==> flow/design.v <==
localparam  [31: 0] NOP        = 32'h0000_0013;      
localparam  [ 6: 0] LUI     = 7'b0110111,         
                    JAL     = 7'b1101111,         
                    JALR    = 7'b1100111,         
                    BRANCH  = 7'b1100011,         
                    LOAD    = 7'b0000011,         
                    STORE   = 7'b0100011,         
                    ARITHI  = 7'b0010011,         
                    ARITHR  = 7'b0110011;         
localparam  [ 2: 0] BEQ     = 3'b000,
                    BNE     = 3'b001,
                    BLT     = 3'b100,
                    BGE     = 3'b101,
                    BLTU    = 3'b110,
                    BGEU    = 3'b111;
localparam  [ 2: 0] LB      = 3'b000,
                    LH      = 3'b001,
                    LW      = 3'b010,
                    LBU     = 3'b100,
                    LHU     = 3'b101;
localparam  [ 2: 0] SB      = 3'b000,
                    SH      = 3'b001,
                    SW      = 3'b010;
localparam  [ 2: 0] ADD     = 3'b000,     
                    SLL     = 3'b001,
                    SLT     = 3'b010,
                    SLTU    = 3'b011,
                    XOR     = 3'b100,
                    SR      = 3'b101,     
                    OR      = 3'b110,
                    AND     = 3'b111;
`timescale 1ns/1ps
module execute
#(
	parameter [31:0] RESET = 32'h0000_0000
)
(
	input clk,
	input reset,
	input  [31:0] reg_rdata1,
	input  [31:0] reg_rdata2,
	input  [31:0] execute_imm,
	input  [31:0] pc,
	input  [31:0] fetch_pc,
	input     	immediate_sel,
	input     	mem_write,
	input     	jal,
	input     	jalr,
	input     	lui,
	input     	alu,
	input     	branch,
	input     	arithsubtype,
	input     	mem_to_reg,
	input     	stall_read,
	input  [4:0]  dest_reg_sel,
	input  [2:0]  alu_op,
	input  [1:0]  dmem_raddr,
	input     	wb_branch_i,
	input     	wb_branch_nxt_i,
	output [31:0] alu_operand1,
	output [31:0] alu_operand2,
	output [31:0] write_address,
	output    	branch_stall,
	output reg [31:0] next_pc,
	output reg    	branch_taken,
	output [31:0] wb_result,
	output    	wb_mem_write,
	output    	wb_alu_to_reg,
	output [4:0]  wb_dest_reg_sel,
	output    	wb_branch,
	output    	wb_branch_nxt,
	output    	wb_mem_to_reg,
	output [1:0]  wb_read_address,
	output [2:0]  mem_alu_operation
);
localparam  [31: 0] NOP        = 32'h0000_0013;      
localparam  [ 6: 0] LUI     = 7'b0110111,         
                    JAL     = 7'b1101111,         
                    JALR    = 7'b1100111,         
                    BRANCH  = 7'b1100011,         
                    LOAD    = 7'b0000011,         
                    STORE   = 7'b0100011,         
                    ARITHI  = 7'b0010011,         
                    ARITHR  = 7'b0110011;         
localparam  [ 2: 0] BEQ     = 3'b000,
                    BNE     = 3'b001,
                    BLT     = 3'b100,
                    BGE     = 3'b101,
                    BLTU    = 3'b110,
                    BGEU    = 3'b111;
localparam  [ 2: 0] LB      = 3'b000,
                    LH      = 3'b001,
                    LW      = 3'b010,
                    LBU     = 3'b100,
                    LHU     = 3'b101;
localparam  [ 2: 0] SB      = 3'b000,
                    SH      = 3'b001,
                    SW      = 3'b010;
localparam  [ 2: 0] ADD     = 3'b000,     
                    SLL     = 3'b001,
                    SLT     = 3'b010,
                    SLTU    = 3'b011,
                    XOR     = 3'b100,
                    SR      = 3'b101,     
                    OR      = 3'b110,
                    AND     = 3'b111;
reg  [31:0] ex_result;
wire [32:0] ex_result_subs;
wire [32:0] ex_result_subu;
wire [31:0] ex_result_sra = $signed(alu_operand1) >>> alu_operand2[4:0];
assign alu_operand1 = reg_rdata1;
assign alu_operand2 = immediate_sel ? execute_imm : reg_rdata2;  
assign ex_result_subs =
	{alu_operand1[31], alu_operand1} -
	{alu_operand2[31], alu_operand2};
assign ex_result_subu = $unsigned(alu_operand1) - $unsigned(alu_operand2);
assign write_address = alu_operand1 + execute_imm;
assign branch_stall  = wb_branch_nxt_i || wb_branch_i;
always @(*) begin
	next_pc  	= fetch_pc + 4;
	branch_taken = !branch_stall;
	case (1'b1)
    	jal  : next_pc = pc + execute_imm;
    	jalr : next_pc = alu_operand1 + execute_imm;
    	branch: begin
        	case (alu_op)
            	BEQ:  begin
                	next_pc = (ex_result_subs == 0)
                          	? pc + execute_imm
                          	: fetch_pc + 4;
                	if (ex_result_subs != 0)
                    	branch_taken = 1'b0;
            	end
            	BNE:  begin
					next_pc = (ex_result_subs != 0)
                          	? pc + execute_imm
                          	: fetch_pc + 4;
					if (ex_result_subs == 0)
                    	branch_taken = 1'b0;
            	end
            	BLT:  begin
                	next_pc = ex_result_subs[32]
                          	? pc + execute_imm
                          	: fetch_pc + 4;
                	if (!ex_result_subs[32])
                    	branch_taken = 1'b0;
            	end
            	BGE:  begin
                	next_pc = !ex_result_subs[32]
                          	? pc + execute_imm
                          	: fetch_pc + 4;
                	if (ex_result_subs[32])
                    	branch_taken = 1'b0;
            	end
            	BLTU: begin
                	next_pc = ex_result_subu[32]
                          	? pc + execute_imm
                          	: fetch_pc + 4;
                	if (!ex_result_subu[32])
                    	branch_taken = 1'b0;
            	end
            	BGEU: begin
                	next_pc = !ex_result_subu[32]
                          	? pc + execute_imm
                          	: fetch_pc + 4;
                	if (ex_result_subu[32])
                    	branch_taken = 1'b0;
            	end
            	default: next_pc = fetch_pc;  
        	endcase
    	end
    	default: begin     	 
        	next_pc  	= fetch_pc + 4;
        	branch_taken = 1'b0;
    	end
	endcase
end
always @(*) begin
	case (1'b1)
    	mem_write: ex_result = alu_operand2;
    	jal,
    	jalr:  	ex_result = pc + 4;
    	lui:   	ex_result = execute_imm;
    	alu: begin
        	case (alu_op)
            	ADD : ex_result =
                  	arithsubtype
                  	? alu_operand1 - alu_operand2
                  	: alu_operand1 + alu_operand2;
            	SLL : ex_result = alu_operand1 << alu_operand2[4:0];  
            	SLT : ex_result = ex_result_subs[32];
				SLTU: ex_result = ($unsigned(alu_operand1) < $unsigned(alu_operand2)) ? 1 : 0;  
            	XOR : ex_result = alu_operand1 ^ alu_operand2;
            	SR  : ex_result =
                  	arithsubtype
                  	? ex_result_sra
                  	: alu_operand1 >> alu_operand2[4:0];
            	OR  : ex_result = alu_operand1 | alu_operand2;
            	AND : ex_result = alu_operand1 & alu_operand2;
            	default: ex_result = 'hx;
        	endcase
    	end
    	default: ex_result = 'hx;
	endcase
end
ex_mem_wb_reg u_ex_mem_wb (
	.clk        	(clk),
	.reset_n    	(reset),
	.stall_n    	(stall_read),
	.ex_result  	(ex_result),
	.mem_write  	(mem_write && !branch_stall),
	.alu_to_reg 	(alu | lui | jal |
                  	jalr | mem_to_reg),
	.dest_reg_sel   (dest_reg_sel),
	.branch_taken   (branch_taken),
	.mem_to_reg 	(mem_to_reg),
	.read_address   (dmem_raddr),
	.alu_operation  (alu_op),
	.ex_mem_result    	(wb_result),
	.ex_mem_mem_write 	(wb_mem_write),
	.ex_mem_alu_to_reg	(wb_alu_to_reg),
	.ex_mem_dest_reg_sel  (wb_dest_reg_sel),
	.ex_mem_branch    	(wb_branch),
	.ex_mem_branch_nxt	(wb_branch_nxt),
	.ex_mem_mem_to_reg	(wb_mem_to_reg),
	.ex_mem_read_address  (wb_read_address),
	.ex_mem_alu_operation (mem_alu_operation)
);
endmodule
module ex_mem_wb_reg (
	input     	clk,
	input     	reset_n,
	input     	stall_n,
	input  [31:0] ex_result,
	input     	mem_write,
	input     	alu_to_reg,
	input  [4:0]  dest_reg_sel,
	input     	branch_taken,
	input     	mem_to_reg,
	input  [1:0]  read_address,
	input  [2:0]  alu_operation,
	output reg [31:0] ex_mem_result,
	output reg    	ex_mem_mem_write,
	output reg    	ex_mem_alu_to_reg,
	output reg [4:0]  ex_mem_dest_reg_sel,
	output reg    	ex_mem_branch,
	output reg    	ex_mem_branch_nxt,
	output reg    	ex_mem_mem_to_reg,
	output reg [1:0]  ex_mem_read_address,
	output reg [2:0]  ex_mem_alu_operation
);
always @(posedge clk or negedge reset_n) begin
	if (!reset_n) begin
    	ex_mem_result     	<= 32'h0;
    	ex_mem_mem_write  	<= 1'b0;
    	ex_mem_alu_to_reg 	<= 1'b0;
    	ex_mem_dest_reg_sel   <= 5'h0;
    	ex_mem_branch     	<= 1'b0;
    	ex_mem_branch_nxt 	<= 1'b0;
    	ex_mem_mem_to_reg 	<= 1'b0;
    	ex_mem_read_address   <= 2'h0;
    	ex_mem_alu_operation  <= 3'h0;
	end
	else if (!stall_n) begin
    	ex_mem_result     	<= ex_result;
    	ex_mem_mem_write  	<= mem_write;
    	ex_mem_alu_to_reg 	<= alu_to_reg;
    	ex_mem_dest_reg_sel   <= dest_reg_sel;
    	ex_mem_branch     	<= branch_taken;
    	ex_mem_branch_nxt 	<= ex_mem_branch;   
    	ex_mem_mem_to_reg 	<= mem_to_reg;
    	ex_mem_read_address   <= read_address;
    	ex_mem_alu_operation  <= alu_operation;
	end
end
endmodule
======== Step by step through the tools: execute ========
The steps from the RTL of execute to its reports follow in flow order.
Line numbers count from 1 in the design file above.
Operators: Yosys type, input widths -> output width; for muxes data width and select width s.
A cell with n/a has no value.
set-up
  top ..................................... execute
  clock input ............................. clk
  cell library ............................ sky130hd
  corner .................................. tt_025C_1v80

======== Elaborated design ========
Yosys after proc, flatten, opt, wreduce and memory -nomap, before mapping. Memory bits, and registers merged into a memory's read port (data or address), are not among the register bits. Print and check cells are not counted.
word-level totals
  latch bits .............................. 0
  clocked read ports x word width ......... 0
  memory bits (writable) .................. 0
  input bits .............................. 184
  bits in registers ....................... 47
  output and inout port bits .............. 177
  bits in read-only memories .............. 0
  memory cells ............................ 0
cells by class
  add/subtract/negate cells ............... 8
  mux-type cells .......................... 29
  magnitude comparators ................... 1
  div/mod/pow operators ................... 0
  shifts and indexed selects .............. 3
  reductions and logical operators ........ 7
  bitwise gates (word level) .............. 7
  multiply operators ...................... 0
  equal/unequal tests ..................... 7
operators with widths
  cell                   count
  $mux 32                16
  $pmux 32 s8            1
  $pmux 32 s6            1
  $add 32x32->32         3
  $sub 32x32->33         2
  $add 32x3->32 const B  2
  $logic_not 33->1       1
  $reduce_bool 33->1     1
  $sub 32x32->32         1
  $lt 32x32->1           1
  $and 32x32->32         1
  $or 32x32->32          1
  $xor 32x32->32         1
  $shl 32x5->32          1
  $shr 32x5->32          1
  $sshr 32x5->32         1
  $eq 3x3->1 const B     4
  $mux 1                 10
  $eq 3x2->1 const B     2
  $pmux 1 s6             1
  $or 1x1->1             4
  $eq 3x1->1 const B     1
  $logic_not 3->1        1
  $reduce_or 2->1        1
  $logic_and 1x1->1      1
  $logic_or 1x1->1       1
  $logic_not 1->1        1

======== Logic depth ========
Longest topological path by Yosys (ltp), each cell counted once; first at word level (registers and memories cut), then after technology mapping (sequential cells cut; the memories' decode and read muxes count).
logic depth
  word-level depth ........................ 8
  ABC_AREA ................................ 1
  mapped depth ............................ 36
  mapped depth without buffers ............ 31

======== After synthesis ========
Source: synth_stat.txt of the flow (Yosys; design flattened, memories mapped). It holds for the ABC_AREA given above (unset counts as 0); a run with the other value may have another netlist.
Totals and module areas in this step are rounded.
cells by type
  cell type                  count
  sky130_fd_sc_hd__nand2_1   1,101
  sky130_fd_sc_hd__ha_1      161
  sky130_fd_sc_hd__o21ai_0   394
  sky130_fd_sc_hd__inv_1     473
  sky130_fd_sc_hd__a21oi_1   245
  sky130_fd_sc_hd__dfrtp_1   47
  sky130_fd_sc_hd__nor2_1    258
  sky130_fd_sc_hd__nand3_1   179
  sky130_fd_sc_hd__xor2_1    78
  sky130_fd_sc_hd__clkbuf_1  112
  sky130_fd_sc_hd__buf_4     38
  sky130_fd_sc_hd__o211ai_1  38
  sky130_fd_sc_hd__xnor2_1   31
  sky130_fd_sc_hd__nand4_1   41
  sky130_fd_sc_hd__nor3_1    39
  sky130_fd_sc_hd__o21ai_1   37
  sky130_fd_sc_hd__nor2_2    22
  sky130_fd_sc_hd__o22ai_1   22
Not listed: further types 38, cells in them 296.
mapped netlist
  sequential area ......................... 1,176 µm²
  cell area after synthesis ............... 19,210 µm²
  flip-flop cells ......................... 47
  cells in the netlist .................... 3,612

======== Timing after synthesis ========
Source: OpenSTA report_checks on the synthesized netlist (no wires, ideal clock, input and output delay 20% of the period each), path of least setup slack; recovery checks are left aside. Register names are those of the netlist, which keeps one name where synthesis merged equal registers.
path post-synthesis
  path kind ............................... input-to-output
  start ................................... input port immediate_sel
  end ..................................... output port next_pc[23]
  output delay ............................ 2.400 ns
  setup slack ............................. 3.671 ns
  buffers on the path ..................... 4
  stages on the path ...................... 27
  data required time ...................... 9.600 ns
  clock period ............................ 12.0 ns
  path delay .............................. 3.529 ns
  external input delay .................... 2.400 ns
  data arrival time ....................... 5.929 ns
  launch time at the first pin ............ 2.400 ns
  synthesis period reached ................ 8.329 ns
"path delay" is the arrival time less input delay plus setup time.
A path that ends at an output port has no setup time.
"stages on the path": output pins that drive a net of the path, with the launching flip-flop's if there is one; two outputs of one cell count as two.
"synthesis period reached" is the clock period less the worst setup slack; recovery checks do not enter. This is arithmetic on one report: input and output delays are still those of the set period (20% each).
The rows between start and end are the longest chain of elaborated cells between them; the timing report does not say that the signal goes this way. Where chains are equally long, one stands for them.
Each line given opens the expression or statement behind the cell; cells for indexed reads and writes are added by Yosys, which also makes memories of some case tables.
between the ends, post-synthesis
  cells stage by stage .................... sky130_fd_sc_hd__buf_2 > sky130_fd_sc_hd__o21ai_1 > sky130_fd_sc_hd__clkbuf_1 > sky130_fd_sc_hd__clkbuf_1 > sky130_fd_sc_hd__ha_1 > sky130_fd_sc_hd__nor2_2 > sky130_fd_sc_hd__nand2_1 > sky130_fd_sc_hd__nand3_2 > sky130_fd_sc_hd__nand2_1 > sky130_fd_sc_hd__nand2_2 > sky130_fd_sc_hd__nand2_1 > sky130_fd_sc_hd__nand2_2 > sky130_fd_sc_hd__nand3_2 > sky130_fd_sc_hd__nand2_2 > sky130_fd_sc_hd__nand2_2 > sky130_fd_sc_hd__nand2_4 > sky130_fd_sc_hd__nand3_1 > sky130_fd_sc_hd__nor2_4 > sky130_fd_sc_hd__nand2_4 > sky130_fd_sc_hd__nand2_4 > sky130_fd_sc_hd__nand3_4 > sky130_fd_sc_hd__nor2_4 > sky130_fd_sc_hd__buf_6 > sky130_fd_sc_hd__nand3_2 > sky130_fd_sc_hd__o211ai_2 > sky130_fd_sc_hd__nand2_1 > sky130_fd_sc_hd__nand2_1
  length of the longest elaborated chain .. 8
ends and longest elaborated chain, post-synthesis
  item                RTL line  RTL
  start, declared     45        input immediate_sel,
  $mux 32             112       assign alu_operand2 = immediate_sel ? execute_imm : reg_rdata2;
  $sub 32x32->33      114       {alu_operand1[31], alu_operand1} -
  $reduce_bool 33->1  135       next_pc = (ex_result_subs != 0)
  $mux 32             135
  $pmux 32 s6         126       case (alu_op)
  $mux 32 x3          122       case (1'b1)
  end, declared       64        output reg [31:0] next_pc,

======== Timing after layout ========
From the final timing report of flow run A: the path of least setup slack in the routed layout; clock arrival at registers is part of the times.
path post-layout
  path kind ............................... input-to-output
  start ................................... input port reg_rdata1[20]
  end ..................................... output port next_pc[14]
  buffers on the path ..................... 4
  external input delay .................... 1.62 ns
  launch time at the first pin ............ 1.62 ns
  data arrival time ....................... 6.45 ns
  output delay ............................ 1.62 ns
  stages on the path ...................... 26
  setup slack ............................. 0.04 ns
  clock period ............................ 8.11 ns
  data required time ...................... 6.49 ns
The rows between start and end are the longest chain of elaborated cells between them; the timing report does not say that the signal goes this way. Where chains are equally long, one stands for them.
between the ends, post-layout
  cells stage by stage .................... sky130_fd_sc_hd__clkdlybuf4s50_1 > sky130_fd_sc_hd__inv_1 > sky130_fd_sc_hd__ha_2 > sky130_fd_sc_hd__nor2_2 > sky130_fd_sc_hd__inv_2 > sky130_fd_sc_hd__nor2_2 > sky130_fd_sc_hd__inv_1 > sky130_fd_sc_hd__nor2_2 > sky130_fd_sc_hd__nand3_2 > sky130_fd_sc_hd__nand3_1 > sky130_fd_sc_hd__nand2_1 > sky130_fd_sc_hd__nand2_1 > sky130_fd_sc_hd__nand2_1 > sky130_fd_sc_hd__nor2_1 > sky130_fd_sc_hd__nand2_1 > sky130_fd_sc_hd__nor2_4 > sky130_fd_sc_hd__buf_12 > sky130_fd_sc_hd__nand2_4 > sky130_fd_sc_hd__nand2_4 > sky130_fd_sc_hd__nand2_4 > sky130_fd_sc_hd__nor2_4 > sky130_fd_sc_hd__buf_4 > sky130_fd_sc_hd__o21ai_1 > sky130_fd_sc_hd__o21ai_1 > sky130_fd_sc_hd__nand2_1 > sky130_fd_sc_hd__clkdlybuf4s50_1
  length of the longest elaborated chain .. 7
ends and longest elaborated chain, post-layout
  item                RTL line  RTL
  start, declared     40        input [31:0] reg_rdata1,
  $sub 32x32->33      114       {alu_operand1[31], alu_operand1} -
  $reduce_bool 33->1  135       next_pc = (ex_result_subs != 0)
  $mux 32             135
  $pmux 32 s6         126       case (alu_op)
  $mux 32 x3          122       case (1'b1)
  end, declared       64        output reg [31:0] next_pc,

Lab notebook: execute

Settings and measured results of 4 stored flow runs for module execute (sky130hd), not sorted in any way. The constraints put input and output delay at 20% of the set period each and load the outputs with 0.01 pF.
"clock period reached" means the clock period less the worst setup slack. The figure is calculated, with input and output delays left at 20% of the set period.
"time on the worst setup path" = time allowed to the worst setup path (clock period - input delay - output delay, where it has them) - its slack; a late launch clock adds to it, a late capture clock takes from it.
Results are given in rounded form.

---- flow run A ----
settings
  ABC_AREA = 1
  CAP_MARGIN = 35
  CELL_PAD_IN_SITES_DETAIL_PLACEMENT = 1
  CELL_PAD_IN_SITES_GLOBAL_PLACEMENT = 3
  CORE_ASPECT_RATIO = 0.92
  CORE_MARGIN = 7
  CORE_UTILIZATION = 24
  CTS_CLUSTER_SIZE = 60
  MIN_ROUTING_LAYER = met2
  TNS_END_PERCENT = 90
  period_ns = 8.11
  SLEW_MARGIN = 20
results
  Yosys chip area after synthesis ......... 19,210 µm²
  total die area .......................... 88,180 µm²
  area of the standard cells in the finished layout .. 25,930 µm²
  worst setup slack after layout .......... 0.042 ns
  lowest hold slack ....................... 0.487 ns
  clock period reached .................... 8.068 ns
  time on the worst setup path ............ 4.82 ns
  critical path type ...................... input-to-output

---- flow run B ----
settings
  CELL_PAD_IN_SITES_DETAIL_PLACEMENT = 1
  CTS_CLUSTER_SIZE = 35
  MIN_ROUTING_LAYER = met2
  period_ns = 10.7
  CAP_MARGIN = 20
  CORE_MARGIN = 2
  CORE_UTILIZATION = 40
  SLEW_MARGIN = 20
results
  stopped before the end: routing reported GRT-0116

---- flow run C ----
settings
  CAP_MARGIN = 0
  CORE_UTILIZATION = 39
  CTS_CLUSTER_SIZE = 72
  GPL_ROUTABILITY_DRIVEN = 1
  PLACE_DENSITY_LB_ADDON = 0.28
  SLEW_MARGIN = 30
  TNS_END_PERCENT = 85
  period_ns = 11.1
  CORE_MARGIN = 2
results
  Yosys chip area after synthesis ......... 17,980 µm²
  total die area .......................... 47,840 µm²
  area of the standard cells in the finished layout .. 22,630 µm²
  worst setup slack after layout .......... 0.179 ns
  lowest hold slack ....................... 0.497 ns
  clock period reached .................... 10.921 ns
  time on the worst setup path ............ 6.48 ns
  critical path type ...................... input-to-output

---- flow run D ----
settings
  CAP_MARGIN = 0
  CELL_PAD_IN_SITES_GLOBAL_PLACEMENT = 2
  CORE_MARGIN = 3
  CORE_UTILIZATION = 62
  CTS_CLUSTER_SIZE = 14
  GPL_TIMING_DRIVEN = 1
  HOLD_SLACK_MARGIN = -0.1
  MIN_ROUTING_LAYER = met2
  PLACE_DENSITY = 0.89
  SETUP_SLACK_MARGIN = 0.86
  SLEW_MARGIN = 5
  period_ns = 14.0
results
  stopped before the end: placement reported GPL-0301
